==> flow/design.v <==
`timescale 1ns / 1ps
module Simple_Dual_BRAM #(
    parameter BRAM_DATA_WIDTH = 96,
    parameter BRAM_DEPTH = 256,
    parameter BRAM_ADDR_WIDTH = $clog2(BRAM_DEPTH)
)
(
    input clk,
    input we_a,
    input en_a,
    input [BRAM_ADDR_WIDTH - 1 : 0] addr_a,
    input [BRAM_DATA_WIDTH - 1 : 0] din_a,
    input en_b,
    input [BRAM_ADDR_WIDTH - 1 : 0] addr_b,
    output [BRAM_DATA_WIDTH - 1 : 0] dout_b
);
reg [BRAM_DATA_WIDTH - 1 : 0] dout_b_r;
assign dout_b = dout_b_r;
(* RAM_STYLE = "BLOCK" *) reg [BRAM_DATA_WIDTH - 1 : 0] ram [BRAM_DEPTH - 1 : 0];
always @(posedge clk) begin
    if (en_a)
        if (we_a)
            ram[addr_a] <= din_a;
    if (en_b)
        dout_b_r <= ram[addr_b];
end
endmodule
`timescale 1ns/1ps
module ddr_axi_read #(
    parameter DATA_WIDTH = 64,
    parameter ADDR_WIDTH = 29,
    parameter BURST_LEN_WIDTH = 8,
    parameter NUM_BURST_WIDTH = 8
)
(
    input ACLK,
    input ARESETN,
    input rd_start,
    input [BURST_LEN_WIDTH - 1 : 0] rd_burst_len, 
    input [ADDR_WIDTH - 1 : 0] rd_start_addr,
    input [NUM_BURST_WIDTH - 1 : 0] rd_num_burst,  
    output rd_ready,  
    output [DATA_WIDTH - 1 : 0] rd_fifo_data,
    output rd_fifo_we,
    output rd_done,  
    output [3 : 0] m_axi_arid,
    output [ADDR_WIDTH - 1 : 0] m_axi_araddr,
    output [BURST_LEN_WIDTH - 1 : 0] m_axi_arlen,
    output [2 : 0] m_axi_arsize,
    output [1 : 0] m_axi_arburst,
    output [0 : 0] m_axi_arlock,
    output [3 : 0] m_axi_arcache,
    output [2 : 0] m_axi_arprot,
    output [3 : 0] m_axi_arqos,
    output m_axi_arvalid,
    input m_axi_arready,
    output m_axi_rready,
    input m_axi_rlast,
    input m_axi_rvalid,
    input [1 : 0] m_axi_rresp,
    input [3 : 0] m_axi_rid,
    input [DATA_WIDTH - 1 : 0] m_axi_rdata
);
    localparam S_RD_IDLE = 3'd0;
    localparam S_RA_START = 3'd1;
    localparam S_RA_WAIT = 3'd2;
    localparam S_RD_PROC = 3'd3;
    localparam S_RD_DONE = 3'd4;
    reg [2 : 0] rd_state;
    reg [2 : 0] rd_state_d1;
    always @(posedge ACLK) begin
        rd_state_d1 <= rd_state;
    end
    reg [ADDR_WIDTH - 1 : 0] m_axi_araddr_reg;
    reg [BURST_LEN_WIDTH - 1 : 0] m_axi_arlen_reg;
    reg m_axi_arvalid_reg;
    assign m_axi_arid = 4'b1111;
    assign m_axi_arsize = 3'b011;  
    assign m_axi_arburst = 2'b01;  
    assign m_axi_arlock = 1'b0;  
    assign m_axi_arcache = 4'b0011;  
    assign m_axi_arprot = 3'b000;  
    assign m_axi_arqos = 4'b0000;  
    assign m_axi_rready = 1'b1;
    reg [NUM_BURST_WIDTH - 1 : 0] num_burst_counter;  
    reg [NUM_BURST_WIDTH - 1 : 0] num_burst_rd_counter;  
    always @(posedge ACLK or negedge ARESETN) begin
        if (~ARESETN) begin
            num_burst_counter <= 0;
        end else if (rd_state == S_RD_IDLE & rd_start) begin
            num_burst_counter <= rd_num_burst - 1;
        end else if (rd_state == S_RA_WAIT & (m_axi_arvalid & m_axi_arready)) begin
            num_burst_counter <= num_burst_counter - 1;
        end
    end
    always @(posedge ACLK or negedge ARESETN) begin
        if (~ARESETN) begin
            num_burst_rd_counter <= 0;
        end else if (rd_state == S_RD_IDLE & rd_start) begin
            num_burst_rd_counter <= rd_num_burst;
        end else if (rd_state != S_RD_IDLE & (m_axi_rlast & m_axi_rvalid & m_axi_rready)) begin
            num_burst_rd_counter <= num_burst_rd_counter - 1;
        end
    end
    always @(posedge ACLK or negedge ARESETN) begin
        if (!ARESETN) begin
            rd_state <= S_RD_IDLE;
            m_axi_araddr_reg <= 0;
            m_axi_arlen_reg <= 0;
            m_axi_arvalid_reg <= 0;
        end else begin
            case (rd_state)
                S_RD_IDLE: begin
                    if (rd_start) begin
                        rd_state <= S_RA_START;
                        m_axi_araddr_reg <= rd_start_addr;
                        m_axi_arlen_reg <= rd_burst_len - 1;
                    end
                end
                S_RA_START: begin
                    rd_state <= S_RA_WAIT;
                    m_axi_arvalid_reg <= 1;
                end
                S_RA_WAIT: begin
                    if (m_axi_arvalid & m_axi_arready) begin
                        if (num_burst_counter == 0) begin
                            rd_state <= S_RD_PROC;
                            m_axi_arvalid_reg <= 0;
                        end else if (num_burst_counter > 0) begin
                            rd_state <= S_RA_START;
                            m_axi_arvalid_reg <= 0;
                            m_axi_araddr_reg <= m_axi_araddr_reg + ((m_axi_arlen_reg + 1) << m_axi_arsize);
                        end
                    end
                end
                S_RD_PROC: begin
                    if (num_burst_rd_counter == 0) begin
                        rd_state <= S_RD_DONE;
                    end
                end
                S_RD_DONE: begin
                    rd_state <= S_RD_IDLE;
                end
            endcase
        end
    end
    assign rd_ready = (rd_state == S_RD_IDLE);
    assign m_axi_arvalid = m_axi_arvalid_reg;
    assign m_axi_araddr = m_axi_araddr_reg;
    assign m_axi_arlen = m_axi_arlen_reg;
    assign rd_done = (rd_state == S_RD_DONE);
    assign rd_fifo_we = m_axi_rvalid & m_axi_rready;
    assign rd_fifo_data = m_axi_rdata;
endmodule
`timescale 1ns / 1ps
module pp_buffer_wrapper #(
    parameter BRAM0_DEPTH = 32,
    parameter BRAM0_DW = 64,
    parameter BRAM1_DEPTH = 32,
    parameter BRAM1_DW = 64,
    parameter BURST_LEN_WIDTH = 8,
    parameter NUM_BURST_WIDTH = 8,
    parameter DDR_ADDR_WIDTH = 29,
    parameter DDR_DW = 64,
    parameter BRAM0_ADDR_WIDTH = $clog2(BRAM0_DEPTH),
    parameter BRAM1_ADDR_WIDTH = $clog2(BRAM1_DEPTH)
)
(
    input clk,
    input rst_n,
    input rd_start,
    input [BURST_LEN_WIDTH - 1 : 0] rd_burst_len,
    input [NUM_BURST_WIDTH - 1 : 0] rd_num_burst,
    input [DDR_ADDR_WIDTH - 1 : 0] rd_start_addr,    
    output rd_ready,
    output rd_done,
    input [BRAM0_ADDR_WIDTH - 1 : 0] rd_start_bram_addr,
    input bram0_r_en,
    input bram1_r_en,
    output [BRAM0_DW - 1 : 0] bram0_rdata,
    output [BRAM1_DW - 1 : 0] bram1_rdata,
    input [BRAM0_ADDR_WIDTH - 1 : 0] bram0_r_addr,
    input [BRAM1_ADDR_WIDTH - 1 : 0] bram1_r_addr,
    output [3: 0] m_axi_arid,
    output [DDR_ADDR_WIDTH - 1 : 0] m_axi_araddr,
    output [BURST_LEN_WIDTH - 1 : 0] m_axi_arlen,
    output [2 : 0] m_axi_arsize,
    output [1 : 0] m_axi_arburst,
    output         m_axi_arlock,
    output [3 : 0] m_axi_arcache,
    output [2 : 0] m_axi_arprot,
    output [3 : 0] m_axi_arqos,
    output         m_axi_arvalid,
    input          m_axi_arready,
    output m_axi_rready,
    input m_axi_rlast,
    input m_axi_rvalid,
    input [1 : 0] m_axi_rresp,
    input [3 : 0] m_axi_rid,
    input [DDR_DW - 1 : 0] m_axi_rdata
);
reg [1 : 0] d2b_active_bram;  
reg [BRAM0_ADDR_WIDTH - 1 : 0] d2b_bram_addr;
wire [BRAM0_ADDR_WIDTH - 1 : 0] bram0_w_addr;
wire [BRAM1_ADDR_WIDTH - 1 : 0] bram1_w_addr;
wire [BRAM0_DW - 1 : 0] bram0_wdata;
wire [BRAM1_DW - 1 : 0] bram1_wdata;
wire [BRAM0_DW - 1 : 0] rd_fifo_data;
wire rd_fifo_we;
wire bram0_w_en, bram1_w_en;
wire bram0_we, bram1_we;
always @(posedge clk or negedge rst_n) begin
    if (~rst_n) begin
        d2b_active_bram <= 2'b01;  
    end else if (rd_done) begin
        d2b_active_bram <= ~d2b_active_bram;  
    end
end
always @(posedge clk or negedge rst_n) begin
    if (~rst_n) begin
        d2b_bram_addr <= 0;
    end else if (rd_start & rd_ready) begin
        d2b_bram_addr <= rd_start_bram_addr;
    end else if (rd_fifo_we) begin
        d2b_bram_addr <= d2b_bram_addr + 1;
    end
end
assign bram0_w_en = 1;
assign bram1_w_en = 1;
assign bram0_wdata = (d2b_active_bram[0])? rd_fifo_data : 0;
assign bram1_wdata = (d2b_active_bram[1])? rd_fifo_data : 0;
assign bram0_we = (d2b_active_bram[0])? rd_fifo_we : 0;
assign bram1_we = (d2b_active_bram[1])? rd_fifo_we : 0;
assign bram0_w_addr = (d2b_active_bram[0])? d2b_bram_addr : 0;
assign bram1_w_addr = (d2b_active_bram[1])? d2b_bram_addr : 0;
ddr_axi_read #(
    .DATA_WIDTH(DDR_DW), 
    .ADDR_WIDTH(DDR_ADDR_WIDTH), 
    .BURST_LEN_WIDTH(BURST_LEN_WIDTH), 
    .NUM_BURST_WIDTH(NUM_BURST_WIDTH) 
)
inst_ddr_axi_read
(
    .ACLK(clk), 
    .ARESETN(rst_n), 
    .rd_start(rd_start), 
    .rd_burst_len(rd_burst_len), 
    .rd_start_addr(rd_start_addr), 
    .rd_num_burst(rd_num_burst), 
    .rd_ready(rd_ready), 
    .rd_fifo_data(rd_fifo_data), 
    .rd_fifo_we(rd_fifo_we), 
    .rd_done(rd_done), 
    .m_axi_arid(m_axi_arid), 
    .m_axi_araddr(m_axi_araddr), 
    .m_axi_arlen(m_axi_arlen), 
    .m_axi_arsize(m_axi_arsize), 
    .m_axi_arburst(m_axi_arburst), 
    .m_axi_arlock(m_axi_arlock), 
    .m_axi_arcache(m_axi_arcache), 
    .m_axi_arprot(m_axi_arprot), 
    .m_axi_arqos(m_axi_arqos), 
    .m_axi_arvalid(m_axi_arvalid), 
    .m_axi_arready(m_axi_arready), 
    .m_axi_rready(m_axi_rready), 
    .m_axi_rlast(m_axi_rlast), 
    .m_axi_rvalid(m_axi_rvalid), 
    .m_axi_rresp(m_axi_rresp), 
    .m_axi_rid(m_axi_rid), 
    .m_axi_rdata(m_axi_rdata) 
);
Simple_Dual_BRAM #(
    .BRAM_DATA_WIDTH(BRAM0_DW),
    .BRAM_DEPTH(BRAM0_DEPTH),
    .BRAM_ADDR_WIDTH(BRAM0_ADDR_WIDTH)
)
inst0_Simple_Dual_BRAM
(
    .clk(clk),
    .we_a(bram0_we),
    .en_a(bram0_w_en),
    .addr_a(bram0_w_addr),
    .din_a(bram0_wdata),
    .en_b(bram0_r_en),
    .addr_b(bram0_r_addr),
    .dout_b(bram0_rdata)
);
Simple_Dual_BRAM #(
    .BRAM_DATA_WIDTH(BRAM1_DW),
    .BRAM_DEPTH(BRAM1_DEPTH),
    .BRAM_ADDR_WIDTH(BRAM1_ADDR_WIDTH)
)
inst1_Simple_Dual_BRAM
(
    .clk(clk),
    .we_a(bram1_we),
    .en_a(bram1_w_en),
    .addr_a(bram1_w_addr),
    .din_a(bram1_wdata),
    .en_b(bram1_r_en),
    .addr_b(bram1_r_addr),
    .dout_b(bram1_rdata)
);
endmodule
# Step by step through the tools: pp_buffer_wrapper
# What the tools print for pp_buffer_wrapper, step after step.
# Line numbers count from 1 in the design file above.
# Cell names lack the library's common part.
# Not given: n/a
# inputs
top	pp_buffer_wrapper
clock_port	clk
cell_library	sky130hd
pvt_corner	tt_025C_1v80

# After elaboration
# Source: Yosys, flattened and elaborated, memories not mapped. Widths are those after wreduce. Registers that Yosys merges into a memory's read port (data or address) are not register bits. Print and check cells do not count. Equal cells are merged and count once.
# Memory sizes are those after Yosys's memory passes, which may raise the word count (mostly to a power of two), join words into wider ones and drop unused or constant bits.
# bits
memories	2
in_bits	138
ramBits	4096
clocked_rd_ports_x_width	128
elab_cells	81
ff_bits	64
output_inout_bits	190
# memory_table
memory	size	word_bits	read_ports	wr	line	text
inst0_Simple_Dual_BRAM.ram	32	64	1	1	19	(* RAM_STYLE = "BLOCK" *) reg [BRAM_DATA_WIDTH - 1 : 0] ram [BRAM_DEPTH - 1 : 0];
inst1_Simple_Dual_BRAM.ram	32	64	1	1	19
# op_classes
compare	1
muxes	33
add_sub_neg	7
logic	6
n_reduce_logical	14
equal	10
# ops
cell	count
two-way mux 64 bit	4
two-way mux 29 bit	4
parallel mux 29 bit (select 2 bit)	1
subtractor 8 x 1 -> 8 bit with constant B	4
two-way mux 8 bit	4
two-way mux 5 bit	6
adder 29 bit	1
zero test 8 bit	2
parallel mux 3 bit (select 5 bit)	1
two-way mux 3 bit	5
nonzero test 2 bit	5
AND reduction 5 bit	2
adder 8 x 1 -> 9 bit with constant B	1
!= test 2 bit with constant B	4
greater-than comparator 8 x 1 -> 1 bit with constant B	1
two-way mux 1 bit	7
== test 3 x 2 -> 1 bit with constant B	2
AND 1 bit	5
adder 5 x 1 -> 5 bit with constant B	1
nonzero test 5 bit	1
== test 3 x 1 -> 1 bit with constant B	1
== test 3 bit with constant B	1
!= test 3 bit with constant B	1
zero test 3 bit	1
AND reduction 3 bit	1
nonzero test 3 bit	1
!= test 2 x 1 -> 1 bit with constant B	1
NOT 2 bit	1
# Not listed: further kinds 2, cells in them 2.

# Longest topological paths
# Longest topological path by Yosys (ltp), each cell counted once; first at word level (registers and memories cut), then after technology mapping (sequential cells cut; the memories' decode and read muxes count).
# logic_depth
ltp_word	6
abc_area	0
depth_mapped	12
ltp_nobuf	11

# Mapped cells and area
# The flow's flattened synthesis, as Yosys stat reports it; memories are mapped. The netlist is that of the ABC_AREA named above (0 if unset); the other value can give another one.
# mapped
ff_cells	4288
cells	7116
buffers	406
yosys_area_um2	164288.8
seq_area_um2	128444.4
# types
cell_type	count	type_area_um2
edfxtp_1	4224	1.27E+05
mux4_2	1024	2.31E+04
mux2i_1	515	5.15E+03
dfrtp_1	63	1.58E+03
a22o_1	130	1.14E+03
a221oi_1	128	1.12E+03
and2_1	133	832.048
clkbuf_1	193	724.445
buf_2	125	625.6
nor2_1	100	375.36
nand2_1	83	311.549
buf_1	64	240.23
ha_1	15	187.68
o21ai_0	35	175.168
buf_4	23	172.666
xor2_1	18	157.651
nand3_1	28	140.134
a21oi_1	27	135.13
# Not listed: further types 45, cells in them 188.
# By module: a second synthesis without flattening, with its own total; a netlist apart from the flattened one above.
# hier_totals
cells_unflattened	6956
area_unflattened_um2	164874.4
# Rows give one instance, submodules left out.
# modules
mod	mod_seq_area_um2	n_cells	area_um2	n_inst
Simple_Dual_BRAM	63420.8	3111	79587.6	2
ddr_axi_read	1426.4	547	4434.3	1
pp_buffer_wrapper	176.4	187	1265.0	1

# Path before layout
# OpenSTA on the mapped netlist: ideal clock, no wires. The path of least setup slack (recovery checks aside). Input and output delay are each 20% of the period. Register names are those of the netlist, which keeps one name where synthesis merged equal registers.
# synth_path
path_type	input to register
from	input m_axi_rvalid
to	memory inst0_Simple_Dual_BRAM.ram[15][0]
path_delay_ps	3824
t_required_ps	3513
arrival_time_ps	4137
n_path_buf	1
period_ps	4000
launch_ps	800
in_delay_ps	800
path_stages	3
setup_slack_ps	-624
setup_time_ps	487
synth_period_reached_ps	4624
# "path_delay_ps" is the arrival time less input delay plus setup time.
# "path_stages": output pins that drive a net of the path, with the launching flip-flop's if there is one; two outputs of one cell count as two.
# "synth_period_reached_ps" = period - worst setup slack (recovery checks aside). The figure is calculated, with input and output delays left at 20% of the set period.
# The rows between start and end are the longest chain of elaborated cells between them; the timing report does not say that the signal goes this way. Where chains are equally long, one stands for them.
# A line is the first line of the expression or statement that the cell stems from. Yosys adds cells for indexed reads and writes and turns some case tables into memories.
# The path ends at the enable pin of a flip-flop; only ways to that pin are counted.
# synth_via
cell_sequence	buf_1 nand4_1 nor2_1
elab_chain_len	2
cells_between	3
cone_lines	2
classes_between	mux: 3
# synth_rtl
item	line	text
start: declaration	197	input m_axi_rvalid,
two-way mux 1 bit	232	assign bram0_we = (d2b_active_bram[0])? rd_fifo_we : 0;
two-way mux 5 bit	22	if (we_a)
end: declaration	19	(* RAM_STYLE = "BLOCK" *) reg [BRAM_DATA_WIDTH - 1 : 0] ram [BRAM_DEPTH - 1 : 0];

# Path in the finished layout
# From the final timing report of run 1: the path of least setup slack in the routed layout; clock arrival at registers is part of the times.
# The path's times are printed in steps of 10 ps; the period is the one set.
# layout_path
path_type	register to register
from	register inst_ddr_axi_read.m_axi_arlen_reg[0]
to	register inst_ddr_axi_read.m_axi_araddr_reg[21]
setup_time_ps	120
setup_slack_ps	290
period_ps	2960
arrival_time_ps	3580
launch_ps	1040
path_stages	12
n_path_buf	1
t_required_ps	3860
# The rows between start and end are the longest chain of elaborated cells between them; the timing report does not say that the signal goes this way. Where chains are equally long, one stands for them.
# At most two assigning lines are given for a register; there are more.
# layout_via
cell_sequence	dfrtp_2 inv_1 ha_2 inv_1 fa_1 nor2b_2 o2111ai_2 a21oi_2 a21oi_4 buf_6 nand2b_4 o311ai_1
elab_chain_len	6
cells_between	6
cone_lines	5
classes_between	add/sub: 2; mux: 4
# layout_rtl
item	line	text
start: declaration	75	reg [BURST_LEN_WIDTH - 1 : 0] m_axi_arlen_reg;
start: assignment	109	m_axi_arlen_reg <= 0;
start: assignment	117	m_axi_arlen_reg <= rd_burst_len - 1;
adder 8 x 1 -> 9 bit	132	m_axi_araddr_reg <= m_axi_araddr_reg + ((m_axi_arlen_reg + 1) << m_axi_arsize);
adder 29 bit	132
two-way mux 29 bit	129	end else if (num_burst_counter > 0) begin
two-way mux 29 bit	126	if (num_burst_counter == 0) begin
two-way mux 29 bit	125	if (m_axi_arvalid & m_axi_arready) begin
parallel mux 29 bit (select 2 bit)	112	case (rd_state)
end: assignment	116	m_axi_araddr_reg <= rd_start_addr;
end: assignment	132
end: declaration	74	reg [ADDR_WIDTH - 1 : 0] m_axi_araddr_reg;

# 5 stored runs of pp_buffer_wrapper in the flow (synthesis by Yosys, layout by OpenROAD, sky130hd cells), in arbitrary order. Constraints: input delay and output delay 20% of the set period each, output load 0.01 pF.
# "timing.achieved_period_ps" is the run's clock period less its worst setup slack. It is reckoned from that one timing run; input and output delays stay at 20% of the period that was set.
# "worst_path_allowed_less_slack_ps" = time allowed to the worst setup path (clock period - input delay - output delay, where it has them) - its slack; a late launch clock adds to it, a late capture clock takes from it.
# "totalPower_uw": no workload was simulated; the value follows from the tool's default switching activity.
# "worst_path_allowed_less_slack_ps" is known to 10 ps.
# Among the settings, n/a means not set for that run.
run	CELL_PAD_IN_SITES_GLOBAL_PLACEMENT	CORE_UTILIZATION	CTS_CLUSTER_SIZE	MIN_ROUTING_LAYER	PLACE_DENSITY	SETUP_SLACK_MARGIN	period_ns	CAP_MARGIN	CORE_MARGIN	SLEW_MARGIN	ABC_AREA	CELL_PAD_IN_SITES_DETAIL_PLACEMENT	CORE_ASPECT_RATIO	CTS_CLUSTER_DIAMETER	HOLD_SLACK_MARGIN	MAX_ROUTING_LAYER	PLACE_DENSITY_LB_ADDON	GPL_ROUTABILITY_DRIVEN	die_footprint_um2	worst_path_allowed_less_slack_ps	worstPathKind	stdcell_area_um2	ws_setup_ps	setupTns_ps	timing.achieved_period_ps	hold_worst_slack_ps	util_pct	yosys_chip_area_um2	totalPower_uw
run 1	3	36	31	met2	0.47	0.38	2.96	20	2	20	n/a	n/a	n/a	n/a	n/a	n/a	n/a	n/a	461775.0	2670	register to register	200232.0	286	0	2674	73	44.0	164288.8	157568
run 2	n/a	27	n/a	met2	n/a	0.25	2.46	20	10	15	1	2	1.06	57	0.17	met4	0.03	n/a	661126.0	2620	register to register	219120.0	-163	-1824	2623	203	35.0	169827.9	171226
run 3	0	25	n/a	n/a	n/a	n/a	4.01	20	2	5	1	n/a	0.67	n/a	n/a	n/a	0.0	0	686054.0	2710	register to output	203356.0	499	0	3511	276	30.1	169827.9	96185
run 4	n/a	27	n/a	n/a	0.6	n/a	2.46	20	10	10	n/a	2	n/a	330	n/a	met4	n/a	n/a	640080.0	3200	register to register	205953.0	-738	-7648	3198	80	34.0	164288.8	189800
run 5	n/a	27	n/a	n/a	0.6	n/a	2.46	20	8	10	n/a	n/a	n/a	41	n/a	met4	n/a	n/a	633696.0	2640	register to register	208480.0	-185	-1787	2645	86	34.4	164288.8	196384
